==> flow/design.v <==
`timescale 1ps/1ps
module geofence ( clk,reset,X,Y,valid,is_inside);
  input clk;
  input reset;
  input [9:0] X;
  input [9:0] Y;
  output reg valid;
  output reg is_inside;
  reg me;
  reg  signed [11:0] ma,mb;
  wire signed [23:0] mo; 
  wire mv;
  multi_div #(
    .SIZE_A(12),
    .SIZE_B(12),
    .SIGNED(1),
    .STEP_SIZE(1) 
  ) multi_u1(
    .clk(clk),.reset(reset),
    .en(me),
    .select(1'b0),
    .a(ma),
    .b(mb),
    .P(mo),
    .div_zero(),
    .Valid(mv),
    .Busy()
  );
  reg [2:0] state;
  reg [2:0] state_counter_0,state_counter_1;
  reg [2:0] state_step;
  reg [9:0] check_point [1:0];
  reg [9:0] geofence_point [5:0][1:0];
  reg       check_signed;
  reg signed [26:0] DATA_REG;
  parameter READ_DATA     = 0;
  parameter SORT_POINT    = 1;
  parameter CHECK_IN_SIDE = 2;
  parameter DATA_OUT      = 3;
  integer i;
  always @(posedge clk or posedge reset) begin
    if (reset) begin
      state <= READ_DATA;
      state_step <= 0;
      state_counter_0 <= 0;
      state_counter_1 <= 0;
      me <= 0;
      is_inside <= 1;
    end else begin
      case (state)
        READ_DATA:begin
          if(state_counter_0==0)begin
            check_point[0] <= X;
            check_point[1] <= Y;
            state_counter_0 <= state_counter_0 + 1;
          end
          else begin
            if(state_counter_0 == 6)begin
              state <= SORT_POINT;
              state_counter_0 <= 1;
              state_counter_1 <= 2;
              me <= 0;
            end
            else state_counter_0 <= state_counter_0 + 1;
            geofence_point[state_counter_0-1][0] <= X;
            geofence_point[state_counter_0-1][1] <= Y;
          end 
        end
        SORT_POINT:begin
          case(state_step)
            0:begin
              ma <= (geofence_point[state_counter_0][0] - geofence_point[0][0]) ;  
              mb <= (geofence_point[state_counter_1][1] - geofence_point[0][1]) ;  
              me <= 1;
              state_step <= state_step + 1;
            end
            1:begin
              me <= 0;
              if(mv)begin
                me <= 1;
                DATA_REG <= mo; 
                state_step <= state_step + 1;
                ma <= (geofence_point[state_counter_0][1] - geofence_point[0][1]) ;  
                mb <= (geofence_point[state_counter_1][0] - geofence_point[0][0]) ;  
              end
            end
            2:begin
              me <= 0;
              if(mv)begin
                DATA_REG <= $signed($signed(DATA_REG)-$signed(mo));
                state_step <= state_step + 1;
              end
            end
            3:begin
                if( $signed(DATA_REG) <= 0 )begin
                  geofence_point[state_counter_0][0] <= geofence_point[state_counter_1][0]; 
                  geofence_point[state_counter_0][1] <= geofence_point[state_counter_1][1]; 
                  geofence_point[state_counter_1][0] <= geofence_point[state_counter_0][0]; 
                  geofence_point[state_counter_1][1] <= geofence_point[state_counter_0][1]; 
                end
              state_step <= state_step + 1;
            end
            4:begin
              if(state_counter_0==4)begin
                state <= CHECK_IN_SIDE;
                state_counter_0 <= 0;
                state_counter_1 <= 0;
              end
              else if(state_counter_1==5)begin
                state_counter_0 <= state_counter_0 + 1;
                state_counter_1 <= state_counter_0 + 2;
              end 
              else begin
                state_counter_1 <= state_counter_1 + 1;
              end
              state_step <= 0;
            end
          endcase
        end
        CHECK_IN_SIDE:begin
          case(state_step)
            0:begin 
              ma <= (geofence_point[state_counter_0][0] - check_point[0] );
              mb <= (geofence_point[ ((state_counter_0+1)==6 ? 0:(state_counter_0+1)) ][1] - geofence_point[state_counter_0][1] );
              me <= 1;
              state_step <= state_step + 1;
            end
            1:begin
              me <= 0;
              if(mv)begin
                DATA_REG <= mo;
                state_step <= state_step + 1;
              end
            end
            2:begin
              ma <= (geofence_point[state_counter_0][1] - check_point[1] );
              mb <= (geofence_point[ ((state_counter_0+1)==6 ? 0:(state_counter_0+1)) ][0] - geofence_point[state_counter_0][0]);
              me <= 1;
              state_step <= state_step + 1;
            end
            3:begin
              me <= 0;
              if(mv)begin
                if(state_counter_0==0) begin
                  check_signed <= (($signed(DATA_REG)-$signed(mo))>0)? 1:0;
                  state_counter_0 <= state_counter_0 + 1;
                end
                else begin
                  if(check_signed != ((($signed(DATA_REG)-$signed(mo))>0)? 1:0) )begin
                    is_inside <= 0;
                    state <= DATA_OUT;
                  end else if(state_counter_0==5)begin
                    state <= DATA_OUT;
                  end else begin
                    state_counter_0 <= state_counter_0 + 1;
                  end
                end
                state_step <= 0;
              end
            end
          endcase
        end
        default begin
          state <= READ_DATA;
          state_step <= 0;
          state_counter_0 <= 0;
          state_counter_1 <= 0;
          me <= 0;
          is_inside <= 1;
        end
      endcase
    end
  end
  always@(*)begin
    valid <= (state == DATA_OUT) ? 1'b1:1'b0;
  end
endmodule
module multi_div
#(
  parameter SIZE_A = 128,
  parameter SIZE_B = 64,
  parameter SIGNED = 0,
  parameter STEP_SIZE = 1 
)(
  input wire clk,reset,
  input wire en,
  input wire select,
  input wire [SIZE_A-1:0] a,
  input wire [SIZE_B-1:0] b,
  output reg [SIZE_A+SIZE_B-1:0] P,
  output reg div_zero,
  output reg Valid,
  output reg Busy
);
  parameter READ_IN       = 0,
            CALCULATE     = 1,
            PREPARE_DATA  = 2,
            DATA_OUT      = 3;
  reg [1:0] state;
  reg [9:0] state_counter;
  reg neg_signed;
  reg [SIZE_A-1:0] data_b;
  reg [SIZE_A+SIZE_B:0] r;   
  always@(*)begin
    Valid <= (state == DATA_OUT) ? 1'b1:1'b0;
    Busy  <= (state == CALCULATE || state == PREPARE_DATA) ? 1'b1:1'b0;
  end
  always@(posedge clk or posedge reset)begin
    if(reset)begin
      state <= READ_IN;
      state_counter <= 0;
    end else begin
      case(state)
        READ_IN   :begin
          if(en)begin
            if(select && b==0)begin
              state <= DATA_OUT;
              div_zero <= 1;
            end else begin
              state <= CALCULATE;
              div_zero <= 0;
            end 
            state_counter <= 0;
          end  
        end
        CALCULATE :begin
          if(state_counter == (SIZE_A/STEP_SIZE)-1)begin
            state <= PREPARE_DATA;
            state_counter <= 0;
          end
          else begin
            state_counter <= state_counter + 1;
          end
        end
        PREPARE_DATA:begin
          state <= DATA_OUT;
          state_counter <= 0;
        end
        DATA_OUT  :begin
          state <= READ_IN;
          state_counter <= 0;
        end
        default begin
          state <= READ_IN;
          state_counter <= 0;
        end
      endcase
    end
  end
  reg [SIZE_A-1:0] na;
  reg [SIZE_B-1:0] nb;
  reg in_select;
  integer i;
  always@(posedge clk or posedge reset)begin
    if(reset)begin
      r = 0;
      data_b = 0;
			P = 0;
      neg_signed = 0;
    end else begin
      case(state)
        READ_IN   :begin
          if(en)begin
            if(SIGNED)begin
              neg_signed = a[SIZE_A-1] ^ b[SIZE_B-1];
              na = a[SIZE_A-1] ? -a:a;
              nb = b[SIZE_B-1] ? -b:b;
            end
            else begin
              na = a;
              nb = b;
            end
            r = {na,1'b0,{SIZE_B{1'b0}}};
            data_b = nb;
            in_select = select;
          end  
        end
        CALCULATE :begin
          for(i=0;i<STEP_SIZE;i=i+1)begin 
          	r = r[SIZE_A+SIZE_B] ? ((r<<1)+data_b) : (r<<1);
          end
        end
        PREPARE_DATA:begin
          P = r[SIZE_A+SIZE_B-1:0];
          if(neg_signed)begin
            P = -P;
          end
        end
      endcase
    end
  end
endmodule
Step by step through the tools: geofence. What the tools print for geofence, step after step. Lines are those of the file above, counted from 1. Operators: Yosys type, input widths -> output width; for muxes data width and select width s. Cell names lack the library's common part. A cell with - has no value.

Design top: geofence. Clock: clk. Cell library: sky130hd. Library corner: tt_025C_1v80.

Word-level counts. Yosys after proc, flatten, opt, wreduce and memory -nomap, before mapping. Print and check cells are not counted.

Under output and inout port bits stands 2. The entry for bits of input ports reads 22. Flip-flop bits (word level): 280.

Under add/subtract/negate cells stands 28. The figure for bitwise logic cells is 5. For eq/ne operators the number is 132. For mux-type cells the number is 201. For magnitude comparators the number is 2. The figure for reduce/logical cells is 49.

Operator list (count): $mux 10 (113); $pmux 10 s12 (3); $pmux 10 s2 (12); $pmux 10 s6 (3); $pmux 12 s2 (6); $pmux 27 s2 (2); $sub 10x10->11 (8); $reduce_and 7->1 (12); $mux 3 (27); $mux 27 (3); $eq 4x3->1 const B (17); $eq 4x4->1 const B (16); $ne 3x3->1 const B (20); $pmux 3 s3 (6); $pmux 25 s2 (1); $mux 25 (2); $mux 12 (4); $eq 3x3->1 const B (13); $eq 3x2->1 const B (12); $ne 5x5->1 const B (7); $ne 2x2->1 const B (17); $eq 4x2->1 const B (8); $logic_not 4->1 (8); $pmux 10 s3 (1); $sub 27x24->28 (1); $gt 28x1->1 const B (1); $le 27x1->1 const B (1); $sub 27x24->27 (1).

Other operator kinds: 40; their cells: 92.

Logic depth. Depth = most cells in a row (Yosys ltp): at word level without a register or memory, in the mapped netlist without a sequential cell, where the memories' decode and read muxes count.

Under word-level depth stands 12. ABC_AREA: 0. For depth in mapped cells the number is 28. Under depth with buffers taken out stands 26.

Netlist. Yosys stat after the flow's synthesis: flattened, memories mapped to cells. It holds for the ABC_AREA given above (unset counts as 0); a run with the other value may have another netlist. Totals and module areas in this step are rounded.

Cell types: edfxtp_1 (count 190, total area 5.71E+03 µm²); dfrtp_1 (count 88, total area 2.2E+03 µm²); ha_1 (count 144, total area 1.8E+03 µm²); nand2_1 (count 442, total area 1.66E+03 µm²); o21ai_0 (count 238, total area 1.19E+03 µm²); a21oi_1 (count 207, total area 1.04E+03 µm²); mux2i_1 (count 79, total area 790.758 µm²); inv_1 (count 168, total area 630.605 µm²); nor2_1 (count 163, total area 611.837 µm²); o211ai_1 (count 81, total area 608.083 µm²); clkbuf_1 (count 138, total area 517.997 µm²); xnor2_1 (count 57, total area 499.229 µm²); mux2_2 (count 43, total area 484.214 µm²); xor2_1 (count 55, total area 481.712 µm²); a221o_1 (count 46, total area 460.442 µm²); nand2b_1 (count 44, total area 275.264 µm²); nand3_1 (count 54, total area 270.259 µm²); a222oi_1 (count 26, total area 260.25 µm²).

Not listed: further types 76, cells in them 566.

The entry for chip area (Yosys) reads 24000 µm². For flip-flop cells the number is 281. The entry for standard cells after synthesis reads 2829.

By module: a second synthesis without flattening, with its own total; a netlist apart from the flattened one above.

Under cell total of the unflattened synthesis stands 2854. The figure for area (unflattened synthesis) is 24000 µm².

Rows give one instance, submodules left out.

By module: geofence (instances 1, cells 2303, area 19000 µm²); multi_div (instances 1, cells 551, area 4800 µm²).

Worst setup path after synthesis. Source: OpenSTA report_checks on the synthesized netlist (no wires, ideal clock, input and output delay 20% of the period each), path of least setup slack; recovery checks are left aside. Register names are those of the netlist, which keeps one name where synthesis merged equal registers.

Kind: input -> register. Start: in reset. End: reg ma[0]. Slack: -2005 ps. The figure for buffers on the path is 0. For path delay the number is 6406 ps. The figure for clock period is 5500 ps. For stages the number is 3. The figure for library setup time is 522 ps. The figure for arrival is 6984 ps. For data required time the number is 4978 ps. Under input delay stands 1100 ps. The entry for period reached after synthesis reads 7505 ps.

"path delay" = arrival - input delay + setup time. "stages" counts driving pins, that of a launching flip-flop among them; a cell with two outputs on the path counts twice. "period reached after synthesis" = period - worst setup slack (recovery checks aside). The figure is calculated, with input and output delays left at 20% of the set period. The rows between start and end are the longest chain of elaborated cells between them; the timing report does not say that the signal goes this way. Where chains are equally long, one stands for them. Each line given opens the expression or statement behind the cell; cells for indexed reads and writes are added by Yosys, which also makes memories of some case tables. At most two assigning lines are given for a register; there are more.

Path through: inv_1 o21ai_0 a2111oi_0. The entry for length of the longest elaborated chain reads 2. The entry for elaborated cells on any way between the ends reads 2. Classes of those cells: 1 x logic; 1 x reduce/logical.

RTL lines, path after synthesis: start: declaration (RTL line 4) `input reset;`; $not 1->1; $reduce_and 5->1; end: assignment (RTL line 72) `ma <= (geofence_point[state_counter_0][0] - geofence_point[0][0]) ;`; end: assignment (RTL line 83) `ma <= (geofence_point[state_counter_0][1] - geofence_point[0][1]) ;`; end: declaration (RTL line 10) `reg  signed [11:0] ma,mb;`.

Path in the finished layout. From the final timing report of stored run 1: the path of least setup slack in the routed layout; clock arrival at registers is part of the times. The path's times are printed in steps of 10 ps; the period is the one set.

Kind: register -> register. Start: reg state_counter_0[1]. End: reg mb[10]. Slack: -10 ps. The figure for clock period is 5180 ps. For stages the number is 20. The figure for arrival is 5600 ps. The figure for buffers on the path is 2. For data required time the number is 5590 ps. The figure for library setup time is 170 ps.

The rows between start and end are the longest chain of elaborated cells between them; the timing report does not say that the signal goes this way. Where chains are equally long, one stands for them. At most two assigning lines are given for a register; there are more.

Path through: dfrtp_2 clkinvlp_4 ha_1 clkbuf_1 clkbuf_1 nand2_1 nand2_1 mux2_2 inv_1 ha_1 a21boi_1 o21ai_0 nand2b_1 and2_1 o21a_1 o21ai_1 nand2b_1 a211oi_1 a21oi_1 a21oi_2. The entry for length of the longest elaborated chain reads 12. The entry for elaborated cells on any way between the ends reads 59. Classes of those cells: 7 x add/sub; 33 x eq/ne; 15 x mux; 4 x reduce/logical.

RTL lines, path after layout: start: declaration (RTL line 30) `reg [2:0] state_counter_0,state_counter_1;`; start: assignment (RTL line 55) `state_counter_0 <= state_counter_0 + 1;`; start: assignment (RTL line 64) `else state_counter_0 <= state_counter_0 + 1;`; $add 3x1->4 (RTL line 137) `mb <= (geofence_point[ ((state_counter_0+1)==6 ? 0:(state_counter_0+1)) ][0] - geofence_point[state_counter_0] ...`; $eq 4x3->1 (RTL line 137); $mux 3 (RTL line 137); $sub 3x3->3 (RTL line 137); $add 4x1->4 (RTL line 137); $eq 4x4->1 (RTL line 137); $pmux 10 s12 (RTL line 137); $mux 10 (RTL line 121) `case(state_step)`; $mux 10 (RTL line 50) `case (state)`; $sub 10x10->11 (RTL line 137); $pmux 12 s2 (RTL line 121); $pmux 12 s2 (RTL line 50); end: assignment (RTL line 73) `mb <= (geofence_point[state_counter_1][1] - geofence_point[0][1]) ;`; end: assignment (RTL line 84) `mb <= (geofence_point[state_counter_1][0] - geofence_point[0][0]) ;`; end: declaration (RTL line 10) `reg  signed [11:0] ma,mb;`.

==> results <==
geofence through Yosys and OpenROAD on sky130hd: 4 stored runs, unordered, with their settings and measured results. The constraints put input and output delay at 20% of the set period each and load the outputs with 0.01 pF. "achieved period": clock period set for the run, less the worst setup slack. It is reckoned from that one timing run; input and output delays stay at 20% of the period that was set. By "time used up by the worst setup path" is meant the share of the clock period that the worst setup path is allowed (20% is reserved at inputs, 20% at outputs), minus its slack. Clock arrival times at its registers enter into it. "time used up by the worst setup path" is given in steps of 10 ps. The measured numbers are rounded.

Files of stored run 1:
==> flow/run.sh <==
#!/bin/bash
# the make line also repeats the synthesis and layout settings of config.mk as NAME=value (left out here)
make -C /OpenROAD-flow-scripts/flow DESIGN_CONFIG=/design/flow/config.mk WORK_HOME=/design/flow/orfs CLKGATE_MAP_FILE= finish
==> flow/config.mk <==
export PLATFORM = sky130hd
export DESIGN_NAME = geofence
export DESIGN_NICKNAME = geofence
export VERILOG_FILES = /design/flow/design.v
export SDC_FILE = /design/flow/constraint.sdc
export NUM_CORES = 4
export LEC_CHECK = 0
export CAP_MARGIN = 20
export CELL_PAD_IN_SITES_GLOBAL_PLACEMENT = 1
export CORE_ASPECT_RATIO = 1.14
export CORE_MARGIN = 2
export CORE_UTILIZATION = 40
export GPL_ROUTABILITY_DRIVEN = 0
export GPL_TIMING_DRIVEN = 0
export PLACE_DENSITY_LB_ADDON = 0.07
export SLEW_MARGIN = 20
==> flow/constraint.sdc <==
create_clock -name core_clock -period 5.18 [get_ports {clk}]
set_input_delay 1.0360 -clock core_clock [delete_from_list [all_inputs] [get_ports {clk}]]
set_output_delay 1.0360 -clock core_clock [all_outputs]
set_load 0.01 [all_outputs]

Results of stored run 1. The measured achieved period is 5193 ps. The time used up by the worst setup path comes to 5190 ps. Critical path kind: register -> register. The area of the die is 61000 µm². The utilization in the final report is 46 %. The setup slack of the worst path stands at -13 ps. The total negative slack on setup checks comes to -13 ps. The measured chip area after synthesis (Yosys) is 24000 µm².

Files of stored run 2:
==> flow/run.sh <==
#!/bin/bash
# the make line also repeats the synthesis and layout settings of config.mk as NAME=value (left out here)
make -C /OpenROAD-flow-scripts/flow DESIGN_CONFIG=/design/flow/config.mk WORK_HOME=/design/flow/orfs CLKGATE_MAP_FILE= finish
==> flow/config.mk <==
export PLATFORM = sky130hd
export DESIGN_NAME = geofence
export DESIGN_NICKNAME = geofence
export VERILOG_FILES = /design/flow/design.v
export SDC_FILE = /design/flow/constraint.sdc
export NUM_CORES = 4
export LEC_CHECK = 0
export CAP_MARGIN = 30
export CELL_PAD_IN_SITES_DETAIL_PLACEMENT = 0
export CORE_MARGIN = 2
export CORE_UTILIZATION = 51
export GPL_TIMING_DRIVEN = 1
export PLACE_DENSITY = 0.46
export SLEW_MARGIN = 10
==> flow/constraint.sdc <==
create_clock -name core_clock -period 3.37 [get_ports {clk}]
set_input_delay 0.6740 -clock core_clock [delete_from_list [all_inputs] [get_ports {clk}]]
set_output_delay 0.6740 -clock core_clock [all_outputs]
set_load 0.01 [all_outputs]

Results of stored run 2. The measured achieved period is 4220 ps. The time used up by the worst setup path comes to 4220 ps. Critical path kind: register -> register. The area of the die is 48000 µm². The utilization in the final report is 66 %. The setup slack of the worst path stands at -850 ps. The total negative slack on setup checks comes to -12000 ps. The measured chip area after synthesis (Yosys) is 24000 µm².

Files of stored run 3:
==> flow/run.sh <==
#!/bin/bash
# the make line also repeats the synthesis and layout settings of config.mk as NAME=value (left out here)
make -C /OpenROAD-flow-scripts/flow DESIGN_CONFIG=/design/flow/config.mk WORK_HOME=/design/flow/orfs CLKGATE_MAP_FILE= finish
==> flow/config.mk <==
export PLATFORM = sky130hd
export DESIGN_NAME = geofence
export DESIGN_NICKNAME = geofence
export VERILOG_FILES = /design/flow/design.v
export SDC_FILE = /design/flow/constraint.sdc
export NUM_CORES = 4
export LEC_CHECK = 0
export CAP_MARGIN = 20
export CORE_MARGIN = 2
export CORE_UTILIZATION = 40
export CTS_CLUSTER_DIAMETER = 306
export CTS_CLUSTER_SIZE = 94
export GPL_ROUTABILITY_DRIVEN = 0
export GPL_TIMING_DRIVEN = 0
export MAX_ROUTING_LAYER = met4
export MIN_ROUTING_LAYER = met2
export SLEW_MARGIN = 10
==> flow/constraint.sdc <==
create_clock -name core_clock -period 5.5 [get_ports {clk}]
set_input_delay 1.1000 -clock core_clock [delete_from_list [all_inputs] [get_ports {clk}]]
set_output_delay 1.1000 -clock core_clock [all_outputs]
set_load 0.01 [all_outputs]

Outcome of stored run 3: incomplete, routing halted on GRT-0116.

Files of stored run 4:
==> flow/run.sh <==
#!/bin/bash
# the make line also repeats the synthesis and layout settings of config.mk as NAME=value (left out here)
make -C /OpenROAD-flow-scripts/flow DESIGN_CONFIG=/design/flow/config.mk WORK_HOME=/design/flow/orfs CLKGATE_MAP_FILE= finish
==> flow/config.mk <==
export PLATFORM = sky130hd
export DESIGN_NAME = geofence
export DESIGN_NICKNAME = geofence
export VERILOG_FILES = /design/flow/design.v
export SDC_FILE = /design/flow/constraint.sdc
export NUM_CORES = 4
export LEC_CHECK = 0
export CAP_MARGIN = 20
export CORE_MARGIN = 2
export CORE_UTILIZATION = 40
export SLEW_MARGIN = 20
==> flow/constraint.sdc <==
create_clock -name core_clock -period 5.5 [get_ports {clk}]
set_input_delay 1.1000 -clock core_clock [delete_from_list [all_inputs] [get_ports {clk}]]
set_output_delay 1.1000 -clock core_clock [all_outputs]
set_load 0.01 [all_outputs]

Results of stored run 4. The measured achieved period is 5163 ps. The time used up by the worst setup path comes to 5160 ps. Critical path kind: register -> register. The area of the die is 61000 µm². The utilization in the final report is 45 %. The setup slack of the worst path stands at 340 ps. The total negative slack on setup checks comes to 0 ps. The measured chip area after synthesis (Yosys) is 24000 µm².
